==> flow/design.v <==
module pow2_LUT(
    input logic [1:0] selector, 
    output logic [31:0] out
);
always_comb 
begin
    case(selector)
        2'b00: out = 32'b1_0000000000000000000000000000000;
        2'b01: out = 32'b0_1101011101000100111111001100101;
        2'b10: out = 32'b0_1011010100000100111100110011001;
        2'b11: out = 32'b0_1001100000110111111100000101000;
        default: out = 'b0;
    endcase
end
endmodule
module LPW_pow2 #(
    parameter POW_FW = 15, 
    parameter POW_BW = 16,
    parameter BW = 8, 
    parameter FW = 2
)(
    input [BW-1:0] vec_in,
    output [POW_BW-1:0] vec_out
);
wire [BW-1:FW] int_part;
wire [FW-1:0] frac_part;
wire [BW-1:FW] shift_int;
wire [31:0] LUT_out;
wire [31:0] LUT_inter;
wire [BW-1:0] comp_in;
assign comp_in = ~vec_in + 1;
assign int_part = comp_in[BW-1:FW];
assign frac_part = comp_in[FW-1:0];
pow2_LUT LUT(
    .selector(frac_part),
    .out(LUT_out)
);
assign LUT_inter = LUT_out >> int_part;
assign vec_out = LUT_inter[31:16];
endmodule
module pow2 #(
    parameter BW = 8,
    parameter VEC_SIZE = 5,
    parameter FW = 2,
    parameter POW_BW = 16,
    parameter POW_FW = 15
)(
    input [VEC_SIZE-1:0][BW-1:0] vec_in,
    input [BW-1:0] max_in,
    output [VEC_SIZE-1:0][POW_BW-1:0] pow_out
);
wire [VEC_SIZE-1:0][BW-1:0] normed_in;
genvar i;
generate
    for(i = 0; i < VEC_SIZE; i++)
    begin : c
        assign normed_in[i] = vec_in[i] - max_in;
    end
endgenerate
generate
    for (i = 0; i < VEC_SIZE; i++)
    begin : pow_gen
        LPW_pow2 #(.BW(BW), .FW(FW), .POW_BW(POW_BW), .POW_FW(POW_FW)) power_linear (
            .vec_in(normed_in[i]),
            .vec_out(pow_out[i])
        );
    end
endgenerate
endmodule
module int_max #(
    parameter BW = 8,
    parameter FW = 2,
    parameter VEC_SIZE = 5
    )(
    input wire [VEC_SIZE-1:0][BW-1:0] int_max_in,
    output wire [BW-1:0] max_out
);
wire [2*VEC_SIZE-1:1][BW-1:0] int_max_tree;
function [BW-1:0] ciel;
    input [BW-1:0] in_val;
    begin
        if(in_val[FW-1:0] != 0)
        begin
            ciel = {in_val[BW-1:FW], 2'b00} + {{BW-3{1'b0}},3'b100};
        end
        else
        begin
            ciel = {in_val[BW-1:FW], 2'b00};
        end
    end
endfunction
genvar i;
generate
    for(i = 0; i < VEC_SIZE; i = i + 1)
    begin : base
        assign int_max_tree[i + VEC_SIZE] = ciel(int_max_in[i]);
    end
    for(i = VEC_SIZE-1; i > 0; i = i - 1)
    begin : rest
        assign int_max_tree[i] = ($signed(int_max_tree[i*2]) < $signed(int_max_tree[i*2 + 1]))? int_max_tree[i*2+1] : int_max_tree[i*2];
    end
endgenerate
assign max_out = int_max_tree[1];
endmodule
module reduction #(
    parameter BW = 16,
    parameter FW = 15,
    parameter OUT_BW = 16,
    parameter OUT_FW = 6,
    parameter VEC_SIZE = 5
)(
    input wire [VEC_SIZE-1:0][BW-1:0] vec_in,
    output wire [OUT_BW-1:0] vec_out
);
    wire [2*VEC_SIZE-1:1][31:0] tree;
    genvar i;
    generate
        for(i = 0; i < VEC_SIZE; i++)
        begin : a
            assign tree[i + VEC_SIZE] = {{(32-BW){1'b0}}, vec_in[i]};
        end
        for(i = VEC_SIZE-1; i > 0; i--)
        begin : b
            assign tree[i] = tree[2*i] + tree[2*i+1];
        end
    endgenerate
    assign vec_out = tree[1][24:9];
endmodule
module unnormed_softmax #(
    parameter BW = 8,
    parameter FW = 2,
    parameter POW_BW = 16,
    parameter POW_FW = 15,
    parameter ACCUM_BW = 16,
    parameter ACCUM_FW = 6,
    parameter VEC_SIZE = 4
)(
    input [VEC_SIZE-1:0][BW-1:0] vec_in,
    output [VEC_SIZE-1:0][POW_BW-1:0] vec_out,
    output [BW-1:0] max_out,
    output [ACCUM_BW-1:0] sum_out
);
    wire [BW-1:0] max_val;
    int_max #(.BW(BW), .FW(FW), .VEC_SIZE(VEC_SIZE)) max_instance(
        .int_max_in(vec_in),
        .max_out(max_val)
    );
    wire [VEC_SIZE-1:0][POW_BW-1:0] pow_vals;
    pow2 #( .BW(BW), .VEC_SIZE(VEC_SIZE), .FW(FW), .POW_BW(POW_BW), .POW_FW(POW_FW)) pow_2_unit(
        .vec_in(vec_in),
        .max_in(max_val),
        .pow_out(pow_vals)
    );
    wire [ACCUM_BW-1:0] sum;
    reduction #(.BW(POW_BW), .FW(POW_FW), .OUT_BW(ACCUM_BW), .OUT_FW(ACCUM_FW), .VEC_SIZE(VEC_SIZE)) accum_unit(
        .vec_in(pow_vals),
        .vec_out(sum)
    );
    assign vec_out = pow_vals;
    assign sum_out = sum;
    assign max_out = max_val;
endmodule
module reciep_MLUT (
    input logic [3:0] selector,
    output logic [15:0] value
);
always_comb 
begin  
    case(selector)
        'd0: value = 16'b1000000001000001;
        'd1: value = 16'b1111111111100000;
        'd2: value = 16'b1111111111110110;
        'd3: value = 16'b1111111111111011;
        'd4: value = 16'b1111111111111101;
        'd5: value = 16'b1111111111111110;
        'd6: value = 16'b1111111111111111;
        'd7: value = 16'b1111111111111111;
        'd8: value = 16'b0;
        'd9: value = 16'b0; 
        default:
        value = 'b0;
    endcase
end
endmodule
module reciep_CLUT (
    input logic [3:0] selector,
    output logic [31:0] value
);
always_comb 
begin  
    case(selector)
        'd0: value = 32'b00000000000111111111111111000000;
        'd1: value = 32'b00000000000000000001100000000000;
        'd2: value = 32'b00000000000000000000110101010101;
        'd3: value = 32'b00000000000000000000100101010101;
        'd4: value = 32'b00000000000000000000011100110011;
        'd5: value = 32'b00000000000000000000010111011101;
        'd6: value = 32'b00000000000000000000010001001001;
        'd7: value = 32'b00000000000000000000110101010101;
        'd8: value = 32'b00000000000000000000001111000111;
        'd9: value = 32'b00000000000000000000001101100000;
        default:
        value = 'b0;
    endcase
end
endmodule
module norm #(
    parameter BW = 8,
    parameter ACCUM_BW = 16,
    parameter ACCUM_FW = 6,
    parameter VEC_SIZE = 10
)(
    input [VEC_SIZE-1:0][ACCUM_BW-1:0] vec_in,
    input [ACCUM_BW-1:0] denom_in,
    input [BW-1:0] max,
    output [VEC_SIZE-1:0][31:0] vec_out
);
logic [3:0] sel_wire;
assign sel_wire = denom_in[ACCUM_FW+3:ACCUM_FW];
wire [15:0] m_val;
wire [31:0] c_val;
wire [31:0] reciep_val_mult;
wire [31:0] reciep_val;
reciep_MLUT MLUT(
    .selector(sel_wire),
    .value(m_val)
);
reciep_CLUT CLUT(
    .selector(sel_wire),
    .value(c_val)
);
assign reciep_val_mult = m_val *  denom_in;
assign reciep_val = reciep_val_mult + c_val;
wire [VEC_SIZE-1:0][31:0] div_out;
genvar i;
generate
    for(i = 0; i < VEC_SIZE; i++) 
    begin : a
        assign div_out[i] = vec_in[i] * reciep_val;
    end
endgenerate
generate
    for(i = 0; i < VEC_SIZE; i++) 
    begin : p
        assign vec_out[i] = div_out[i];
    end
endgenerate
endmodule
module softermax #(
    parameter BW = 8,
    parameter FW = 2,
    parameter POW_BW = 16,
    parameter POW_FW = 6,
    parameter ACCUM_BW = 16,
    parameter ACCUM_FW = 6,
    parameter VEC_SIZE = 10
)(
    input clk,
    input  [VEC_SIZE*BW-1:0] unnormed_in,
    output [VEC_SIZE*32-1:0] final_softmax
);
    logic [ACCUM_BW-1:0] sum_out;
    logic [VEC_SIZE-1:0][POW_BW-1:0] pow_out;
    logic [BW-1:0] max_out;
    logic [ACCUM_BW-1:0] sum_out_q;
    logic [VEC_SIZE-1:0][POW_BW-1:0] pow_out_q;
    logic [BW-1:0] max_out_q;
    logic [VEC_SIZE-1:0][31:0] soft_out;
    logic [VEC_SIZE-1:0][31:0] soft_out_q;
    logic [VEC_SIZE-1:0][BW-1:0] unnormed_in_q;
    always_ff @(posedge clk)
    begin
        unnormed_in_q <= unnormed_in;
        sum_out_q <= sum_out;
        pow_out_q <= pow_out;
        max_out_q <= max_out;
        soft_out_q <= soft_out;
    end
    unnormed_softmax #(.VEC_SIZE(VEC_SIZE), .BW(BW), .FW(FW), .POW_BW(POW_BW), .POW_FW(POW_FW), .ACCUM_BW(ACCUM_BW), .ACCUM_FW(ACCUM_FW)) unnormed_instance(
        .vec_in(unnormed_in_q),
        .vec_out(pow_out),
        .sum_out(sum_out),
        .max_out(max_out)
    );
    norm #(.VEC_SIZE(VEC_SIZE), .BW(BW), .ACCUM_BW(ACCUM_BW), .ACCUM_FW(ACCUM_FW)) norm_unit(
        .vec_in(pow_out_q),
        .denom_in(sum_out_q),
        .max(max_out_q),
        .vec_out(soft_out)
    );
    assign final_softmax = soft_out_q;
endmodule
* Step by step through the tools: softermax
Module softermax before and after one edit of its RTL, step after step. Lines under "before" count in the file above, lines under "after" in the edited file. "difference": "after" minus "before" as printed here. "relative change": 100 x difference / "before". Operators: Yosys type, input widths -> output width; for muxes data width and select width s. Cell names lack the library's common part. The mark -- stands for no value.
Inputs: design top softermax, clock port clk, cell library sky130hd, timing corner tt_025C_1v80

* Edit of the RTL
Unified diff, file above to edited file. This change comes from a script, not from a designer. The edited design behaves differently; no optimisation was intended.
begin of diff
@@ -252,5 +252,5 @@
     parameter POW_BW = 16,
     parameter POW_FW = 6,
-    parameter ACCUM_BW = 16,
+    parameter ACCUM_BW = 32,
     parameter ACCUM_FW = 6,
     parameter VEC_SIZE = 10
end of diff

* Elaborated design
Source: Yosys, flattened and elaborated, memories not mapped. Widths are those after wreduce; folded enables and synchronous resets count as part of the registers. Print and check cells do not count. Memory sizes are those after Yosys's memory passes, which may raise the word count (mostly to a power of two), join words into wider ones and drop unused or constant bits.
Storage and ports:
- register bits after elaboration | before 576, after 416, difference -160, relative change -27.78%
- memory bits (read-only) | before 592, after 592, difference 0, relative change 0.00%
- clocked read ports x word width | before 37, after 37, difference 0, relative change 0.00%
- memories kept | before 2, after 2, difference 0, relative change 0.00%
- input port bits | before 81, after 81, difference 0, relative change 0.00%
Operators by class:
- add/sub/neg operators | before 40, after 40, difference 0, relative change 0.00%
- $mul | before 11, after 6, difference -5, relative change -45.45%
- order comparisons | before 9, after 9, difference 0, relative change 0.00%
- eq/ne operators | before 30, after 30, difference 0, relative change 0.00%
- shift-type cells | before 10, after 10, difference 0, relative change 0.00%
- multiplexer cells | before 29, after 29, difference 0, relative change 0.00%
- bitwise operators | before 10, after 10, difference 0, relative change 0.00%
- reduce/logical cells | before 20, after 20, difference 0, relative change 0.00%
Memories:
- shape (words x width / read and write ports) | before 16x21 r1 w0; 16x16 r1 w0, after 16x21 r1 w0; 16x16 r1 w0
Operators by type and width:
- $mul 16x32->32 | before 10, after 0, difference -10, relative change -100.00%
- $mul 32x32->32 | before 0, after 5, difference +5
Operator kinds equal on both sides are left out: 18.

* Depth
Depth = most cells in a row (Yosys ltp): at word level without a register or memory, in the mapped netlist without a sequential cell, where the memories' decode and read muxes count.
Depth:
- depth after elaboration | before 20, after 20, difference 0, relative change 0.00%
- ABC_AREA | before 0, after 0
- mapped depth | before 97, after 100, difference +3, relative change +3.09%

* Synthesis result
Source: synth_stat.txt of the flow (Yosys; design flattened, memories mapped). It holds for the ABC_AREA given above (unset counts as 0); a run with the other value may have another netlist.
Synthesis totals:
- cell count | before 16380, after 12807, difference -3573, relative change -21.81%
- synthesis area (um^2) | before 145304.4, after 109991.7, difference -35312.7, relative change -24.30%
- mapped flip-flops | before 592, after 432, difference -160, relative change -27.03%
- buffers | before 890, after 762, difference -128, relative change -14.38%
Cells by type:
- fa_1 | before 3253, after 2278, difference -975, relative change -29.97%
- nand2_1 | before 2945, after 2181, difference -764, relative change -25.94%
- and2_1 | before 1181, after 656, difference -525, relative change -44.45%
- inv_1 | before 3512, after 3118, difference -394, relative change -11.22%
- clkbuf_1 | before 831, after 548, difference -283, relative change -34.06%
- dfxtp_1 | before 592, after 432, difference -160, relative change -27.03%
- buf_4 | before 1, after 161, difference +160, relative change +16000.00%
- ha_1 | before 997, after 922, difference -75, relative change -7.52%
- nor2b_1 | before 143, after 80, difference -63, relative change -44.06%
- a21oi_1 | before 372, after 312, difference -60, relative change -16.13%
- o21bai_1 | before 95, after 41, difference -54, relative change -56.84%
- nor3_1 | before 136, after 87, difference -49, relative change -36.03%
- nand2b_1 | before 141, after 188, difference +47, relative change +33.33%
- o21ai_0 | before 183, after 138, difference -45, relative change -24.59%
- nor2_1 | before 352, after 316, difference -36, relative change -10.23%
- nand3_1 | before 124, after 89, difference -35, relative change -28.23%
- xnor3_1 | before 33, after 0, difference -33, relative change -100.00%
- xnor2_1 | before 505, after 473, difference -32, relative change -6.34%
Cell types equal on both sides are left out: 17. Not every row of either side is listed. By module: a second synthesis without flattening, with its own total; a netlist apart from the flattened one above.
Unflattened totals:
- cell total of the unflattened synthesis | before 17670, after 22638, difference +4968, relative change +28.12%
- area (unflattened synthesis) (um^2) | before 156662.8, after 202640.6, difference +45977.8, relative change +29.35%
Rows give one instance, submodules left out.
By module, before:
- norm | times used 1, cells 14363, area 123181.9 um^2, seq. area 0.0 um^2
- softermax | times used 1, cells 584, area 11691.2 um^2, seq. area 11691.2 um^2
- LPW_pow2 | times used 10, cells 114, area 883.3 um^2, seq. area 0.0 um^2
- reduction | times used 1, cells 351, area 3749.8 um^2, seq. area 0.0 um^2
- int_max | times used 1, cells 424, area 3138.0 um^2, seq. area 0.0 um^2
- pow2 | times used 1, cells 390, area 2882.8 um^2, seq. area 0.0 um^2
- pow2_LUT | times used 10, cells 34, area 261.5 um^2, seq. area 0.0 um^2
- reciep_CLUT | times used 1, cells 51, area 389.1 um^2, seq. area 0.0 um^2
- reciep_MLUT | times used 1, cells 27, area 181.4 um^2, seq. area 0.0 um^2
- unnormed_softmax | times used 1, cells 0, area 0.0 um^2, seq. area 0.0 um^2
By module, after:
- norm | times used 1, cells 19298, area 168715.6 um^2, seq. area 0.0 um^2
- softermax | times used 1, cells 601, area 12015.3 um^2, seq. area 12011.5 um^2
- LPW_pow2 | times used 10, cells 114, area 883.3 um^2, seq. area 0.0 um^2
- reduction | times used 1, cells 367, area 3870.0 um^2, seq. area 0.0 um^2
- int_max | times used 1, cells 424, area 3138.0 um^2, seq. area 0.0 um^2
- pow2 | times used 1, cells 390, area 2882.8 um^2, seq. area 0.0 um^2
- pow2_LUT | times used 10, cells 34, area 261.5 um^2, seq. area 0.0 um^2
- reciep_CLUT | times used 1, cells 51, area 389.1 um^2, seq. area 0.0 um^2
- reciep_MLUT | times used 1, cells 27, area 181.4 um^2, seq. area 0.0 um^2
- unnormed_softmax | times used 1, cells 0, area 0.0 um^2, seq. area 0.0 um^2

* Timing after synthesis
OpenSTA on the mapped netlist: ideal clock, no wires. The path of least setup slack (recovery checks aside). Input and output delay are each 20% of the period. Register names are those of the netlist, which keeps one name where synthesis merged equal registers.
Path post-synthesis:
- path type | before reg-to-reg, after reg-to-reg
- start point | before register unnormed_in_q, after register unnormed_in_q
- end point | before register (no name shown), after register (no name shown)
- period (ns) | before 17.5, after 17.5, difference 0.0, relative change 0.00%
- launch time at the first pin (ns) | before 0.000, after 0.000, difference 0.000
- data arrival time (ns) | before 17.815, after 18.087, difference +0.272, relative change +1.53%
- setup slack (ns) | before -0.450, after -0.707, difference -0.257
- path delay (ns) | before 17.950, after 18.206, difference +0.256, relative change +1.43%
- stages | before 93, after 96, difference +3, relative change +3.23%
- path buffers | before 5, after 5, difference 0, relative change 0.00%
- synthesis period reached (ns) | before 17.95, after 18.207, difference +0.257, relative change +1.43%
"path delay" is the arrival time less input delay plus setup time. "stages": output pins that drive a net of the path, with the launching flip-flop's if there is one; two outputs of one cell count as two. "synthesis period reached" is the clock period less the worst setup slack; recovery checks do not enter. This is arithmetic on one report: input and output delays are still those of the set period (20% each). An end named without its bit number is one bit of that signal or, where synthesis recoded a state register, one of its new flip-flops. The rows between start and end are the longest chain of elaborated cells between them; the timing report does not say that the signal goes this way. Where chains are equally long, one stands for them. A line is the first line of the expression or statement that the cell stems from. Yosys adds cells for indexed reads and writes and turns some case tables into memories.
On the way, post-synthesis, before: cell sequence dfxtp_1 > clkbuf_1 > inv_1 > ha_1 > buf_2 > nor2b_1 > xnor2_1 > ha_1 > a21o_1 > o22ai_1 > nand3_1 > a21oi_2 > mux2i_1 > inv_1 > ha_1 > nor2_1 > nand2_1 > nor2_1 > [57 not listed] > inv_1 > fa_1 > inv_1 > ha_1 > and4_1 > nand4_1 > o31a_1 > a31oi_1 > o21a_1 > nor3_2 > or2_2 > inv_1 > ha_1 > inv_1 > a211oi_1 > a211oi_1 > a31oi_1 > o211ai_1, cells in the longest elaborated chain 20, elaborated cells between the ends (all ways) 109, source lines of those cells 7, classes of those cells add/sub: 29; compare: 4; eq/ne: 30; shift: 10; mux: 15; logic: 10; reduce/logical: 11
Ends and longest elaborated chain, post-synthesis, before:
- start, declared | RTL line 270 | logic [VEC_SIZE-1:0][BW-1:0] unnormed_in_q;
- start, assigned | RTL line 273 | unnormed_in_q <= unnormed_in;
- $reduce_bool 2->1 | RTL line 82 | if(in_val[FW-1:0] != 0)
- $mux 8 | RTL line 82
- $lt 8x8->1 | RTL line 100 | assign int_max_tree[i] = ($signed(int_max_tree[i*2]) < $signed(int_max_tree[i*2 + 1]))? int_max_tree[i*2+1] : ...
- $mux 8 | RTL line 100
- $lt 8x8->1 | RTL line 100
- $mux 8 | RTL line 100
- $lt 8x8->1 | RTL line 100
- [6 not listed]
- $eq 2x2->1 | RTL line 7 | case(selector)
- $pmux 32 s4 | RTL line 7
- $shr 32x6->32 | RTL line 38 | assign LUT_inter = LUT_out >> int_part;
- $add 16x16->17 | RTL line 124 | assign tree[i] = tree[2*i] + tree[2*i+1];
- $add 17x17->18 | RTL line 124
- $add 25x17->25 | RTL line 124
- $add 25x18->25 | RTL line 124
On the way, post-synthesis, after: cell sequence dfxtp_1 > clkbuf_1 > inv_1 > ha_1 > buf_2 > nor2b_1 > xor2_1 > ha_1 > nand2_1 > a21oi_1 > o221ai_1 > a31o_1 > buf_4 > nor2_1 > a21oi_1 > ha_1 > or3_1 > nor2_1 > [60 not listed] > inv_1 > ha_1 > nand3_1 > nor2_1 > and3_1 > a211o_1 > a21oi_4 > nor2b_1 > nor2_1 > xnor2_1 > inv_1 > ha_1 > inv_1 > o22ai_1 > nor2_1 > a31oi_1 > nor2_1 > o21ai_1, cells in the longest elaborated chain 20, elaborated cells between the ends (all ways) 109, source lines of those cells 7, classes of those cells add/sub: 29; compare: 4; eq/ne: 30; shift: 10; mux: 15; logic: 10; reduce/logical: 11
Ends and longest elaborated chain, post-synthesis, after:
- start, declared | RTL line 270 | logic [VEC_SIZE-1:0][BW-1:0] unnormed_in_q;
- start, assigned | RTL line 273 | unnormed_in_q <= unnormed_in;
- $reduce_bool 2->1 | RTL line 82 | if(in_val[FW-1:0] != 0)
- $mux 8 | RTL line 82
- $lt 8x8->1 | RTL line 100 | assign int_max_tree[i] = ($signed(int_max_tree[i*2]) < $signed(int_max_tree[i*2 + 1]))? int_max_tree[i*2+1] : ...
- $mux 8 | RTL line 100
- $lt 8x8->1 | RTL line 100
- $mux 8 | RTL line 100
- $lt 8x8->1 | RTL line 100
- [6 not listed]
- $eq 2x2->1 | RTL line 7 | case(selector)
- $pmux 32 s4 | RTL line 7
- $shr 32x6->32 | RTL line 38 | assign LUT_inter = LUT_out >> int_part;
- $add 16x16->17 | RTL line 124 | assign tree[i] = tree[2*i] + tree[2*i+1];
- $add 17x17->18 | RTL line 124
- $add 25x17->25 | RTL line 124
- $add 25x18->25 | RTL line 124

* Timing after layout
From the final timing report of the runs of pair A: the path of least setup slack in the routed layout; clock arrival at registers is part of the times.
Path post-layout:
- path type | before reg-to-reg, after reg-to-reg
- start point | before register unnormed_in_q, after register unnormed_in_q
- end point | before register (no name shown), after register (no name shown)
- period (ns) | before 17.5, after 17.5, difference 0.0, relative change 0.00%
- launch time at the first pin (ns) | before 0.85, after 0.74, difference -0.11, relative change -12.94%
- data arrival time (ns) | before 17.57, after 17.75, difference +0.18, relative change +1.02%
- setup slack (ns) | before 0.64, after 0.36, difference -0.28
- stages | before 93, after 87, difference -6, relative change -6.45%
- path buffers | before 8, after 6, difference -2, relative change -25.00%
An end named without its bit number is one bit of that signal or, where synthesis recoded a state register, one of its new flip-flops. The rows between start and end are the longest chain of elaborated cells between them; the timing report does not say that the signal goes this way. Where chains are equally long, one stands for them.
On the way, post-layout, before: cell sequence dfxtp_1 > inv_1 > ha_4 > buf_4 > mux2i_4 > inv_1 > ha_1 > nand2_1 > a21oi_2 > o221ai_2 > and2_4 > a21oi_4 > buf_4 > mux2i_4 > ha_4 > o21ai_2 > inv_1 > o31a_1 > [57 not listed] > inv_1 > fa_1 > inv_2 > ha_4 > and4_1 > nand4_1 > o31a_1 > a31oi_2 > o21a_1 > nor3_2 > or2_4 > inv_4 > ha_4 > inv_1 > a211oi_2 > a211oi_1 > a31oi_1 > o211ai_1, cells in the longest elaborated chain 20, elaborated cells between the ends (all ways) 109, source lines of those cells 7, classes of those cells add/sub: 29; compare: 4; eq/ne: 30; shift: 10; mux: 15; logic: 10; reduce/logical: 11
Ends and longest elaborated chain, post-layout, before:
- start, declared | RTL line 270 | logic [VEC_SIZE-1:0][BW-1:0] unnormed_in_q;
- start, assigned | RTL line 273 | unnormed_in_q <= unnormed_in;
- $reduce_bool 2->1 | RTL line 82 | if(in_val[FW-1:0] != 0)
- $mux 8 | RTL line 82
- $lt 8x8->1 | RTL line 100 | assign int_max_tree[i] = ($signed(int_max_tree[i*2]) < $signed(int_max_tree[i*2 + 1]))? int_max_tree[i*2+1] : ...
- $mux 8 | RTL line 100
- $lt 8x8->1 | RTL line 100
- $mux 8 | RTL line 100
- $lt 8x8->1 | RTL line 100
- [6 not listed]
- $eq 2x2->1 | RTL line 7 | case(selector)
- $pmux 32 s4 | RTL line 7
- $shr 32x6->32 | RTL line 38 | assign LUT_inter = LUT_out >> int_part;
- $add 16x16->17 | RTL line 124 | assign tree[i] = tree[2*i] + tree[2*i+1];
- $add 17x17->18 | RTL line 124
- $add 25x17->25 | RTL line 124
- $add 25x18->25 | RTL line 124
On the way, post-layout, after: cell sequence dfxtp_2 > inv_2 > ha_4 > mux2_2 > ha_1 > o211ai_1 > o211ai_1 > a211o_1 > nand2_2 > mux2i_4 > inv_2 > ha_4 > or3_4 > nor2_4 > o21ai_2 > o21ai_2 > buf_6 > mux2_4 > [51 not listed] > fa_1 > inv_1 > fa_1 > inv_2 > ha_4 > nand3_4 > nor2_4 > and3_4 > a211o_1 > a21oi_4 > buf_6 > buf_6 > o21ai_4 > a21oi_4 > xnor2_4 > buf_6 > nor2_4 > a22o_1, cells in the longest elaborated chain 20, elaborated cells between the ends (all ways) 109, source lines of those cells 7, classes of those cells add/sub: 29; compare: 4; eq/ne: 30; shift: 10; mux: 15; logic: 10; reduce/logical: 11
Ends and longest elaborated chain, post-layout, after:
- start, declared | RTL line 270 | logic [VEC_SIZE-1:0][BW-1:0] unnormed_in_q;
- start, assigned | RTL line 273 | unnormed_in_q <= unnormed_in;
- $reduce_bool 2->1 | RTL line 82 | if(in_val[FW-1:0] != 0)
- $mux 8 | RTL line 82
- $lt 8x8->1 | RTL line 100 | assign int_max_tree[i] = ($signed(int_max_tree[i*2]) < $signed(int_max_tree[i*2 + 1]))? int_max_tree[i*2+1] : ...
- $mux 8 | RTL line 100
- $lt 8x8->1 | RTL line 100
- $mux 8 | RTL line 100
- $lt 8x8->1 | RTL line 100
- [6 not listed]
- $eq 2x2->1 | RTL line 7 | case(selector)
- $pmux 32 s4 | RTL line 7
- $shr 32x6->32 | RTL line 38 | assign LUT_inter = LUT_out >> int_part;
- $add 16x16->17 | RTL line 124 | assign tree[i] = tree[2*i] + tree[2*i+1];
- $add 17x17->18 | RTL line 124
- $add 25x17->25 | RTL line 124
- $add 25x18->25 | RTL line 124

* Measured runs
Both versions went through the flow (Yosys, OpenROAD) with the same settings in each pair. Constraints: input delay and output delay 20% of the set period each, output load 0.01 pF.
Flow settings, pair A: period_ns 17.5, CAP_MARGIN 20, CORE_MARGIN 2, CORE_UTILIZATION 40, SLEW_MARGIN 20
Final reports, pair A:
- mapped cell area after synthesis (um^2) | before 145304.4, after 109991.7, difference -35312.7, relative change -24.30%
- area of the die (um^2) | before 368097.0, after 279191.0, difference -88906.0, relative change -24.15%
- utilization (%) | before 44.5, after 44.1, difference -0.4
- setup slack of the critical path (ns) | before 0.643, after 0.362, difference -0.281
- setup total negative slack (ns) | before 0.000, after 0.000, difference 0.000
- lowest hold slack (ns) | before 0.789, after 0.802, difference +0.013
- achieved period (ns) | before 16.857, after 17.138, difference +0.281, relative change +1.67%
Flow settings, pair B: CAP_MARGIN 20, CORE_UTILIZATION 33, CTS_CLUSTER_DIAMETER 273, PLACE_DENSITY_LB_ADDON 0.18, SLEW_MARGIN 30, period_ns 9.68, CORE_MARGIN 2
Final reports, pair B:
- mapped cell area after synthesis (um^2) | before 145304.4, after 109991.7, difference -35312.7, relative change -24.30%
- area of the die (um^2) | before 445643.0, after 337945.0, difference -107698.0, relative change -24.17%
- utilization (%) | before 42.7, after 41.8, difference -0.9
- setup slack of the critical path (ns) | before -6.670, after -7.089, difference -0.419
- setup total negative slack (ns) | before -443.979, after -367.284, difference +76.695
- lowest hold slack (ns) | before 0.762, after 0.852, difference +0.090
- achieved period (ns) | before 16.350, after 16.769, difference +0.419, relative change +2.56%
"achieved period" = clock period - worst setup slack. The figure is calculated, with input and output delays left at 20% of the set period.
